==> flow/design.v <==
module  CONV(
	input				clk,
	input				rst_n,
	input 				mode,
	input       		in_valid,
	output reg			out_valid,
	output 		[13:0] 	AWADDR,
	output		 [7:0] 	AWLEN,
	output 				AWVALID,
	input 				AWREADY,
	output reg  [31:0]	WDATA,
	output 				WVALID,
	input 				WREADY,
	output 		[13:0] 	ARADDR,
	output 		 [7:0] 	ARLEN,
	output 				ARVALID,
	input 				ARREADY,
	input		[31:0] 	RDATA,
	input 				RVALID,
	output reg			RREADY
);
localparam WEIGHT1 	= 20'hABC2E;
localparam WEIGHT2 	= 20'hB52E2;
localparam WEIGHT3 	= 20'hAF5C4;
localparam WEIGHT4 	= 20'hE5518;
localparam WEIGHT5 	= 20'h71650;
localparam WEIGHT6 	= 20'hA938B;
localparam WEIGHT7 	= 20'h5251F;
localparam WEIGHT8 	= 20'h7DFC0;
localparam WEIGHT9 	= 20'hEB885;
localparam BIAS 	= 16'h1310;
localparam IDLE 	= 4'd0;
localparam CONV_K1 	= 4'd1;
localparam CONV_K2 	= 4'd2;
localparam CONV_K3 	= 4'd3;
localparam CONV_K4 	= 4'd4;
localparam CONV_K5 	= 4'd5;
localparam CONV_K6 	= 4'd6;
localparam CONV_K7 	= 4'd7;
localparam CONV_K8 	= 4'd8;
localparam CONV_K9 	= 4'd9;
localparam RELU 	= 4'd10;
localparam MUL 		= 4'd11;
localparam READ 	= 4'd12;
localparam WRITE_L0 = 4'd13;
localparam POOL 	= 4'd14;
localparam WRITE_L1 = 4'd15;
reg  		 [3:0] 	state_r, state_w, state_tmp;
reg  		 [5:0]	cnt_x, cnt_y;
reg					mode_;
wire 			 	is_up, is_down, is_left, is_right;
wire 				skip_mul;
wire 		[11:0] 	P1, P2, P3, P4, P5, P6, P7, P8, P9;
wire 		[15:0]  data_in;
wire 		[19:0] 	weight;
reg  signed	[35:0] 	product;
reg 				mul_fin;
reg  signed [36:0]	conv_result;
wire 		[31:0]	relu_result;
reg 		[31:0] 	max_pool_result;
wire 				update_mp_result;
assign is_up 	= (cnt_y == 6'd0  || (cnt_y == 6'd1  && mode_));
assign is_down 	= (cnt_y == 6'd63 || (cnt_y == 6'd62 && mode_));
assign is_left 	= (cnt_x == 6'd0  || (cnt_x == 6'd1  && mode_));
assign is_right = (cnt_x == 6'd63 || (cnt_x == 6'd62 && mode_));
assign skip_mul   = (state_tmp == CONV_K1 && (is_up || is_left)) 	||
					(state_tmp == CONV_K2 && (is_up))				||
					(state_tmp == CONV_K3 && (is_up || is_right)) 	||
					(state_tmp == CONV_K4 && (is_left))				||
					(state_tmp == CONV_K6 && (is_right)) 			||
					(state_tmp == CONV_K7 && (is_down || is_left)) 	||
					(state_tmp == CONV_K8 && (is_down)) 			||
					(state_tmp == CONV_K9 && (is_down || is_right));
assign P1 = (mode_ == 1'b0) ? {cnt_y, cnt_x} - 7'd65 : {cnt_y, cnt_x} - 8'd130;
assign P2 = (mode_ == 1'b0) ? {cnt_y, cnt_x} - 7'd64 : {cnt_y, cnt_x} - 8'd128;
assign P3 = (mode_ == 1'b0) ? {cnt_y, cnt_x} - 6'd63 : {cnt_y, cnt_x} - 7'd126;
assign P4 = (mode_ == 1'b0) ? {cnt_y, cnt_x} - 1'd1  : {cnt_y, cnt_x} - 2'd2  ;
assign P5 = (mode_ == 1'b0) ? {cnt_y, cnt_x}		 : {cnt_y, cnt_x}         ;
assign P6 = (mode_ == 1'b0) ? {cnt_y, cnt_x} + 1'd1	 : {cnt_y, cnt_x} + 2'd2  ;
assign P7 = (mode_ == 1'b0) ? {cnt_y, cnt_x} + 6'd63 : {cnt_y, cnt_x} + 7'd126;
assign P8 = (mode_ == 1'b0) ? {cnt_y, cnt_x} + 7'd64 : {cnt_y, cnt_x} + 8'd128;
assign P9 = (mode_ == 1'b0) ? {cnt_y, cnt_x} + 7'd65 : {cnt_y, cnt_x} + 8'd130;
assign data_in = RDATA[31:16];
assign weight = (state_tmp == CONV_K1) ? WEIGHT1 :
				(state_tmp == CONV_K2) ? WEIGHT2 :
				(state_tmp == CONV_K3) ? WEIGHT3 :
				(state_tmp == CONV_K4) ? WEIGHT4 :
				(state_tmp == CONV_K5) ? WEIGHT5 :
				(state_tmp == CONV_K6) ? WEIGHT6 :
				(state_tmp == CONV_K7) ? WEIGHT7 :
				(state_tmp == CONV_K8) ? WEIGHT8 :
				(state_tmp == CONV_K9) ? WEIGHT9 : 20'd0;
assign ARADDR = (state_tmp == CONV_K1) ? P1 :
				(state_tmp == CONV_K2) ? P2 :
				(state_tmp == CONV_K3) ? P3 :
				(state_tmp == CONV_K4) ? P4 :
				(state_tmp == CONV_K5) ? P5 :
				(state_tmp == CONV_K6) ? P6 :
				(state_tmp == CONV_K7) ? P7 :
				(state_tmp == CONV_K8) ? P8 :
				(state_tmp == CONV_K9) ? P9 : 14'd0;
assign ARLEN = 8'd0;
assign ARVALID = (state_r == READ) && (~skip_mul) && (state_tmp != RELU);
assign AWADDR = (state_r == POOL) ? {4'b1000, cnt_y[5:1], cnt_x[5:1]} : {1'b1, cnt_y, cnt_x};
assign AWLEN = 8'd0;
assign AWVALID = (state_r == RELU || state_r == POOL);
assign WVALID = (state_r == WRITE_L0 || state_r == WRITE_L1);
assign relu_result = (conv_result[36]) ? 32'd0 : conv_result[31:0];
assign update_mp_result = ((WDATA > max_pool_result) && WVALID);
always @(*) begin
	case(state_r)
		IDLE: 		state_w = (in_valid) ? READ : IDLE;
		READ: 		state_w = (ARREADY && ~skip_mul) ? state_tmp : READ;
		CONV_K1: 	state_w = (skip_mul) ? READ : ((RVALID) ? MUL : CONV_K1); 
		CONV_K2: 	state_w = (skip_mul) ? READ : ((RVALID) ? MUL : CONV_K2);
		CONV_K3: 	state_w = (skip_mul) ? READ : ((RVALID) ? MUL : CONV_K3);
		CONV_K4: 	state_w = (skip_mul) ? READ : ((RVALID) ? MUL : CONV_K4);
		CONV_K5: 	state_w = (skip_mul) ? READ : ((RVALID) ? MUL : CONV_K5);
		CONV_K6: 	state_w = (skip_mul) ? READ : ((RVALID) ? MUL : CONV_K6);
		CONV_K7: 	state_w = (skip_mul) ? READ : ((RVALID) ? MUL : CONV_K7);
		CONV_K8: 	state_w = (skip_mul) ? READ : ((RVALID) ? MUL : CONV_K8);
		CONV_K9: 	state_w = (skip_mul) ? RELU : ((RVALID) ? MUL : CONV_K9);
		MUL: 		state_w = (state_tmp == CONV_K9) ? RELU : READ;
		RELU: 		state_w = (AWREADY) ? WRITE_L0 : RELU;
		WRITE_L0: 	state_w = (WREADY) ? ((cnt_x[0] && cnt_y[0]) ? POOL : READ) : WRITE_L0;
		POOL: 		state_w = (AWREADY) ? WRITE_L1 : POOL;
		WRITE_L1: 	state_w = (WREADY) ? ((cnt_x[5:1] == 5'd31 && cnt_y[5:1] == 5'd31) ? IDLE : READ) : WRITE_L1;
	endcase
end
always @(posedge clk or negedge rst_n) begin
	if (!rst_n)	state_r <= IDLE;
	else 		state_r <= state_w;
end
always @(posedge clk or negedge rst_n) begin
	if (!rst_n)								state_tmp <= CONV_K1;
	else if (state_r == RELU)				state_tmp <= CONV_K1;
	else if (state_r == MUL) 				state_tmp <= state_tmp + 4'd1;
	else if (state_r == READ && skip_mul) 	state_tmp <= state_tmp + 4'd1;
end
always @(posedge clk or negedge rst_n) begin
	if (!rst_n)	begin
		cnt_x <= 6'd0;
		cnt_y <= 6'd0;
	end
	else if (state_r == WRITE_L0 && WREADY) begin
		cnt_x <= {cnt_x[5:1], cnt_x[0] + 1'd1};
		cnt_y <= (cnt_x[0]) ? {cnt_y[5:1], cnt_y[0] + 1'd1} : cnt_y;
	end
	else if (state_r == WRITE_L1 && WREADY) begin
		cnt_x <= {cnt_x[5:1] + 5'd1, cnt_x[0]};
		cnt_y <= (cnt_x[5:1] == 5'd31) ? {cnt_y[5:1] + 1'd1, cnt_y[0]} : cnt_y;
	end
end
always @(posedge clk or negedge rst_n) begin
	if (!rst_n)			RREADY <= 1'b0;
	else if (ARVALID)	RREADY <= 1'b1;
	else if (RVALID) 	RREADY <= 1'b0;
end
always @(posedge clk or negedge rst_n) begin
	if (!rst_n)					product <= 36'd0;
	else if (state_w == MUL)	product <= $signed(data_in) * $signed(weight);
end
always @(posedge clk or negedge rst_n) begin
	if (!rst_n)					mul_fin <= 1'b0;
	else if (state_w == MUL) 	mul_fin <= 1'b1;
	else 						mul_fin <= 1'b0;
end
always @(posedge clk or negedge rst_n) begin
	if (!rst_n)					conv_result <= BIAS;
	else if (WVALID && WREADY) 	conv_result <= BIAS;
	else if (mul_fin) 			conv_result <= conv_result + product;
end
always @(posedge clk or negedge rst_n) begin
	if (!rst_n)								max_pool_result <= 32'd0;
	else if (state_r == WRITE_L1 && WREADY) max_pool_result <= 32'd0;
	else if (update_mp_result) 				max_pool_result <= WDATA;
end
always @(posedge clk or negedge rst_n) begin
	if (!rst_n)						WDATA <= 32'd0;
	else if (state_w == WRITE_L0)	WDATA <= relu_result;
	else if (state_w == WRITE_L1)	WDATA <= max_pool_result;
	else 							WDATA <= WDATA;
end
always @(posedge clk or negedge rst_n) begin
	if (!rst_n)							out_valid <= 1'b0;
	else if (WREADY && state_w == IDLE) out_valid <= 1'b1;
	else 								out_valid <= 1'b0;
end
always @(posedge clk or negedge rst_n) begin
	if (!rst_n)			mode_ <= 1'b0;
	else if (in_valid) 	mode_ <= mode;
	else 				mode_ <= mode_;
end
endmodule
# Tool chain data of CONV
# Tool output for the design above, in the order of the flow.
# Lines are those of the file above, counted from 1.
# Operators: Yosys type, input widths -> output width; for muxes data width and select width s.
# Cell names lack the library's common part.
# A cell with - has no value.
# design
top_module	CONV
clk_port	clk
lib	sky130hd
pvt_corner	tt_025C_1v80

# Elaborated design
# Source: Yosys, flattened and elaborated, memories not mapped. Widths are those after wreduce. Registers that Yosys merges into a memory's read port (data or address) are not register bits. Print and check cells do not count. Equal cells are merged and count once.
# classes
addsub	22
multipliers	1
n_div	0
n_cmp	1
n_eq	36
shifts	0
muxes	74
bitwise	2
reduce_logical	52
# op_table
cell	count
$mul 16x20->36	1
$mux 12	17
$mux 20	9
$mux 32	5
$mux 4	21
$mux 37	2
$pmux 4 s16	1
$eq 4x4->1 const B	13
$add 37x36->37	1
$add 12x7->12 const B	3
$sub 12x7->12 const B	3
$gt 32x32->1	1
$eq 4x3->1 const B	8
$add 12x8->12 const B	2
$sub 12x8->12 const B	2
$eq 6x6->1 const B	4
$logic_and 1x1->1	23
$mux 6	3
$logic_or 1x1->1	17
$eq 4x2->1 const B	4
$mux 14	1
$add 12x1->12 const B	1
$sub 12x1->12 const B	1
$add 12x2->12 const B	1
$sub 12x2->12 const B	1
$add 12x6->12 const B	1
$sub 12x6->12 const B	1
$eq 6x1->1 const B	2
# Other operator kinds: 16; their cells: 39.
# bits
regBits	161
latch_bits	0
ramBits	0
mem_bits_ro	0
clocked_rd_ports_x_width	0
mem_count	0
input_bits	40
output_inout_bits	81
elab_cells	202

# Logic depth
# Longest topological path by Yosys (ltp), each cell counted once; first at word level (registers and memories cut), then after technology mapping (sequential cells cut; the memories' decode and read muxes count).
# logic_depth
depth_word	19
abc_area	0
depth_mapped	33
mapped_depth_nobuf	31

# After synthesis
# Source: synth_stat.txt of the flow (Yosys; design flattened, memories mapped). It holds for the ABC_AREA given above (unset counts as 0); a run with the other value may have another netlist.
# The area totals of this step are shown rounded.
# by_type
cell_type	count	type_area_um2
fa_1	319	6.39E+03
dfrtp_1	156	3.9E+03
ha_1	179	2.24E+03
inv_1	474	1.78E+03
a21oi_1	227	1136.09
nand2_1	295	1.11E+03
and2_1	149	932.144
o21ai_0	172	860.826
nor2_1	157	589.315
xnor2_1	65	569.296
clkbuf_1	100	375.36
nand3_1	65	325.312
xor2_1	33	289.027
a21o_1	35	262.752
nor3b_1	32	240.23
mux2i_1	22	220.211
buf_4	25	187.68
nor3_1	31	155.149
# Not listed: further types 62, cells in them 346.
# synth_totals
cell_count	2882
yosys_area_um2	24170
sequential_area_um2	4035
ff_cells	161
buf_cells	161

# Worst setup path after synthesis
# OpenSTA on the mapped netlist: ideal clock, no wires. The path of least setup slack (recovery checks aside). Input and output delay are each 20% of the period. Register names are those of the netlist, which keeps one name where synthesis merged equal registers.
# synth_timing
path_type	reg2reg
start	register state_tmp[0]
end	register (name not given)
clock_period_ns	8.0
setup_ns	0.083
launch_ns	0.000
arrival_ns	7.715
required_time_ns	7.917
slack_ns	0.203
delay_ns	7.798
driving_pins	27
n_path_buf	3
synth_period_reached_ns	7.797
# "delay_ns" = arrival - input delay + setup time.
# "driving_pins" counts driving pins, that of a launching flip-flop among them; a cell with two outputs on the path counts twice.
# "synth_period_reached_ns" = period - worst setup slack (recovery checks aside). The figure is calculated, with input and output delays left at 20% of the set period.
# Between the ends stands the longest chain of elaborated cells between them, by number of cells; it is not shown to be the way that was timed. Of several equally long chains one is given.
# Each line given opens the expression or statement behind the cell; cells for indexed reads and writes are added by Yosys, which also makes memories of some case tables.
# At most two assigning lines are given for a register; there are more.
# synth_via
path_cell_list	dfstp_2 -> ha_1 -> clkbuf_1 -> clkbuf_1 -> nand2b_1 -> a222oi_1 -> clkbuf_1 -> nand2_1 -> fa_1 -> inv_1 -> fa_1 -> fa_1 -> fa_1 -> fa_1 -> inv_1 -> fa_1 -> inv_1 -> ha_1 -> a21oi_1 -> o21ai_0 -> or3_1 -> nor3_1 -> o21ai_0 -> a221oi_1 -> a21oi_1 -> xnor2_1 -> o21ai_0
elab_chain_len	14
cone_cells	49
classes_between	mul (1); eq/ne (10); mux (21); logic (1); reduce/logical (16)
# synth_rtl
element	line_no	text
start: declaration	48	reg [3:0] state_r, state_w, state_tmp;
start: assignment	137	else if (state_r == MUL) state_tmp <= state_tmp + 4'd1;
start: assignment	138	else if (state_r == READ && skip_mul) state_tmp <= state_tmp + 4'd1;
$eq 4x1->1	66	assign skip_mul = (state_tmp == CONV_K1 && (is_up || is_left)) ||
$logic_and 1x1->1	66
$logic_or 1x1->1 (7 in a row)	66
$not 1->1	113	READ: state_w = (ARREADY && ~skip_mul) ? state_tmp : READ;
$logic_and 1x1->1	113
$mux 4	113
$pmux 4 s16	111	case(state_r)
$eq 4x4->1	161
end: assignment	160
end: assignment	161
end: declaration	56

# Path in the finished layout
# Path of least setup slack in the final report of run 1 (OpenROAD, finished layout, wires in). Where an end is a register, its clock arrival counts in the times.
# layout_timing
path_type	in2reg
start	input port RDATA[31]
end	register (name not given)
clock_period_ns	12.4
in_delay_ns	2.48
setup_ns	0.14
launch_ns	2.48
arrival_ns	10.67
required_time_ns	12.72
slack_ns	2.05
driving_pins	21
n_path_buf	1
# Between the ends stands the longest chain of elaborated cells between them, by number of cells; it is not shown to be the way that was timed. Of several equally long chains one is given.
# layout_via
path_cell_list	clkdlybuf4s50_1 -> clkinv_1 -> a211oi_1 -> fa_1 -> fa_1 -> fa_1 -> fa_1 -> fa_1 -> inv_1 -> fa_1 -> inv_1 -> ha_1 -> nand3_1 -> a2bb2oi_1 -> o22ai_1 -> nor3_1 -> o21ai_0 -> a221oi_1 -> a21oi_1 -> xnor2_1 -> o21ai_0
elab_chain_len	1
cone_cells	1
lines_between	1
classes_between	mul (1)
# layout_rtl
element	line_no	text
start: declaration	18	input [31:0] RDATA,
$mul 16x20->36	161
end: assignment	160
end: assignment	161
end: declaration	56

Data sheet: physical implementation of CONV

4 stored runs of CONV in the flow (synthesis by Yosys, layout by OpenROAD, sky130hd cells), in arbitrary order. Constraints: input delay and output delay 20% of the set period each, output load 0.01 pF.
"period_less_ws_ns" = clock period - worst setup slack. The figure is calculated, with input and output delays left at 20% of the set period.
"worst_path_allowed_less_slack_ns" is the time allowed to the run's worst setup path (the clock period less input and output delay, where it has them) less its slack. Clock arrival times count: a late capture clock shortens it, a late launch clock lengthens it.
The results are shown rounded.

Run 1, flow files:
==> flow/run.sh <==
#!/bin/bash
# the make line also repeats the synthesis and layout settings of config.mk as NAME=value (left out here)
make -C /OpenROAD-flow-scripts/flow DESIGN_CONFIG=/design/flow/config.mk WORK_HOME=/design/flow/orfs CLKGATE_MAP_FILE= finish
==> flow/config.mk <==
export PLATFORM = sky130hd
export DESIGN_NAME = CONV
export DESIGN_NICKNAME = CONV
export VERILOG_FILES = /design/flow/design.v
export SDC_FILE = /design/flow/constraint.sdc
export NUM_CORES = 4
export LEC_CHECK = 0
export ABC_AREA = 0
export CAP_MARGIN = 0
export CELL_PAD_IN_SITES_DETAIL_PLACEMENT = 2
export CORE_MARGIN = 2
export CORE_UTILIZATION = 26
export CTS_CLUSTER_DIAMETER = 99
export GPL_ROUTABILITY_DRIVEN = 1
export MIN_ROUTING_LAYER = met2
export PLACE_DENSITY_LB_ADDON = 0.27
export SETUP_SLACK_MARGIN = 0.73
export SLEW_MARGIN = 20
==> flow/constraint.sdc <==
create_clock -name core_clock -period 12.4 [get_ports {clk}]
set_input_delay 2.4800 -clock core_clock [delete_from_list [all_inputs] [get_ports {clk}]]
set_output_delay 2.4800 -clock core_clock [all_outputs]
set_load 0.01 [all_outputs]

==> results of run 1, as CSV <==
result,value
post_synth_area_um2,24170
die_area_um2,95410
finalCellArea_um2,26870
layout_utilization_frac,0.292
fin_ws_ns,2.049
tns_setup_ns,0.000
period_less_ws_ns,10.351
worst_path_allowed_less_slack_ns,7.87
path_kind,"in2reg"

Run 2, flow files:
==> flow/run.sh <==
#!/bin/bash
# the make line also repeats the synthesis and layout settings of config.mk as NAME=value (left out here)
make -C /OpenROAD-flow-scripts/flow DESIGN_CONFIG=/design/flow/config.mk WORK_HOME=/design/flow/orfs CLKGATE_MAP_FILE= finish
==> flow/config.mk <==
export PLATFORM = sky130hd
export DESIGN_NAME = CONV
export DESIGN_NICKNAME = CONV
export VERILOG_FILES = /design/flow/design.v
export SDC_FILE = /design/flow/constraint.sdc
export NUM_CORES = 4
export LEC_CHECK = 0
export CAP_MARGIN = 20
export CORE_ASPECT_RATIO = 0.88
export CORE_MARGIN = 2
export CORE_UTILIZATION = 69
export CTS_CLUSTER_SIZE = 28
export HOLD_SLACK_MARGIN = 0.16
export MAX_ROUTING_LAYER = met5
export MIN_ROUTING_LAYER = met1
export PLACE_DENSITY_LB_ADDON = 0.15
export SETUP_SLACK_MARGIN = 1.19
export SLEW_MARGIN = 35
==> flow/constraint.sdc <==
create_clock -name core_clock -period 4.85 [get_ports {clk}]
set_input_delay 0.9700 -clock core_clock [delete_from_list [all_inputs] [get_ports {clk}]]
set_output_delay 0.9700 -clock core_clock [all_outputs]
set_load 0.01 [all_outputs]

==> results of run 2, as CSV <==
result,value
post_synth_area_um2,24170
die_area_um2,36540
finalCellArea_um2,31130
layout_utilization_frac,0.898
fin_ws_ns,-2.989
tns_setup_ns,-71.42
period_less_ws_ns,7.839
worst_path_allowed_less_slack_ns,7.84
path_kind,"reg2reg"

Run 3, flow files:
==> flow/run.sh <==
#!/bin/bash
# the make line also repeats the synthesis and layout settings of config.mk as NAME=value (left out here)
make -C /OpenROAD-flow-scripts/flow DESIGN_CONFIG=/design/flow/config.mk WORK_HOME=/design/flow/orfs CLKGATE_MAP_FILE= finish
==> flow/config.mk <==
export PLATFORM = sky130hd
export DESIGN_NAME = CONV
export DESIGN_NICKNAME = CONV
export VERILOG_FILES = /design/flow/design.v
export SDC_FILE = /design/flow/constraint.sdc
export NUM_CORES = 4
export LEC_CHECK = 0
export CAP_MARGIN = 20
export CELL_PAD_IN_SITES_DETAIL_PLACEMENT = 2
export CORE_MARGIN = 2
export CORE_UTILIZATION = 71
export HOLD_SLACK_MARGIN = 0.25
export MAX_ROUTING_LAYER = met5
export SLEW_MARGIN = 25
export TNS_END_PERCENT = 60
==> flow/constraint.sdc <==
create_clock -name core_clock -period 4.31 [get_ports {clk}]
set_input_delay 0.8620 -clock core_clock [delete_from_list [all_inputs] [get_ports {clk}]]
set_output_delay 0.8620 -clock core_clock [all_outputs]
set_load 0.01 [all_outputs]

Run 3: no final report: placement broke off with a tool error

Run 4, flow files:
==> flow/run.sh <==
#!/bin/bash
# the make line also repeats the synthesis and layout settings of config.mk as NAME=value (left out here)
make -C /OpenROAD-flow-scripts/flow DESIGN_CONFIG=/design/flow/config.mk WORK_HOME=/design/flow/orfs CLKGATE_MAP_FILE= finish
==> flow/config.mk <==
export PLATFORM = sky130hd
export DESIGN_NAME = CONV
export DESIGN_NICKNAME = CONV
export VERILOG_FILES = /design/flow/design.v
export SDC_FILE = /design/flow/constraint.sdc
export NUM_CORES = 4
export LEC_CHECK = 0
export ABC_AREA = 0
export CAP_MARGIN = 15
export CELL_PAD_IN_SITES_DETAIL_PLACEMENT = 2
export CORE_ASPECT_RATIO = 0.52
export CORE_MARGIN = 2
export CORE_UTILIZATION = 26
export CTS_CLUSTER_DIAMETER = 335
export GPL_ROUTABILITY_DRIVEN = 1
export HOLD_SLACK_MARGIN = 0.07
export MAX_ROUTING_LAYER = met4
export MIN_ROUTING_LAYER = met1
export PLACE_DENSITY_LB_ADDON = 0.27
export SETUP_SLACK_MARGIN = 0.73
export SLEW_MARGIN = 20
==> flow/constraint.sdc <==
create_clock -name core_clock -period 12.4 [get_ports {clk}]
set_input_delay 2.4800 -clock core_clock [delete_from_list [all_inputs] [get_ports {clk}]]
set_output_delay 2.4800 -clock core_clock [all_outputs]
set_load 0.01 [all_outputs]

==> results of run 4, as CSV <==
result,value
post_synth_area_um2,24170
die_area_um2,95540
finalCellArea_um2,27030
layout_utilization_frac,0.294
fin_ws_ns,2.149
tns_setup_ns,0.000
period_less_ws_ns,10.251
worst_path_allowed_less_slack_ns,7.77
path_kind,"in2reg"
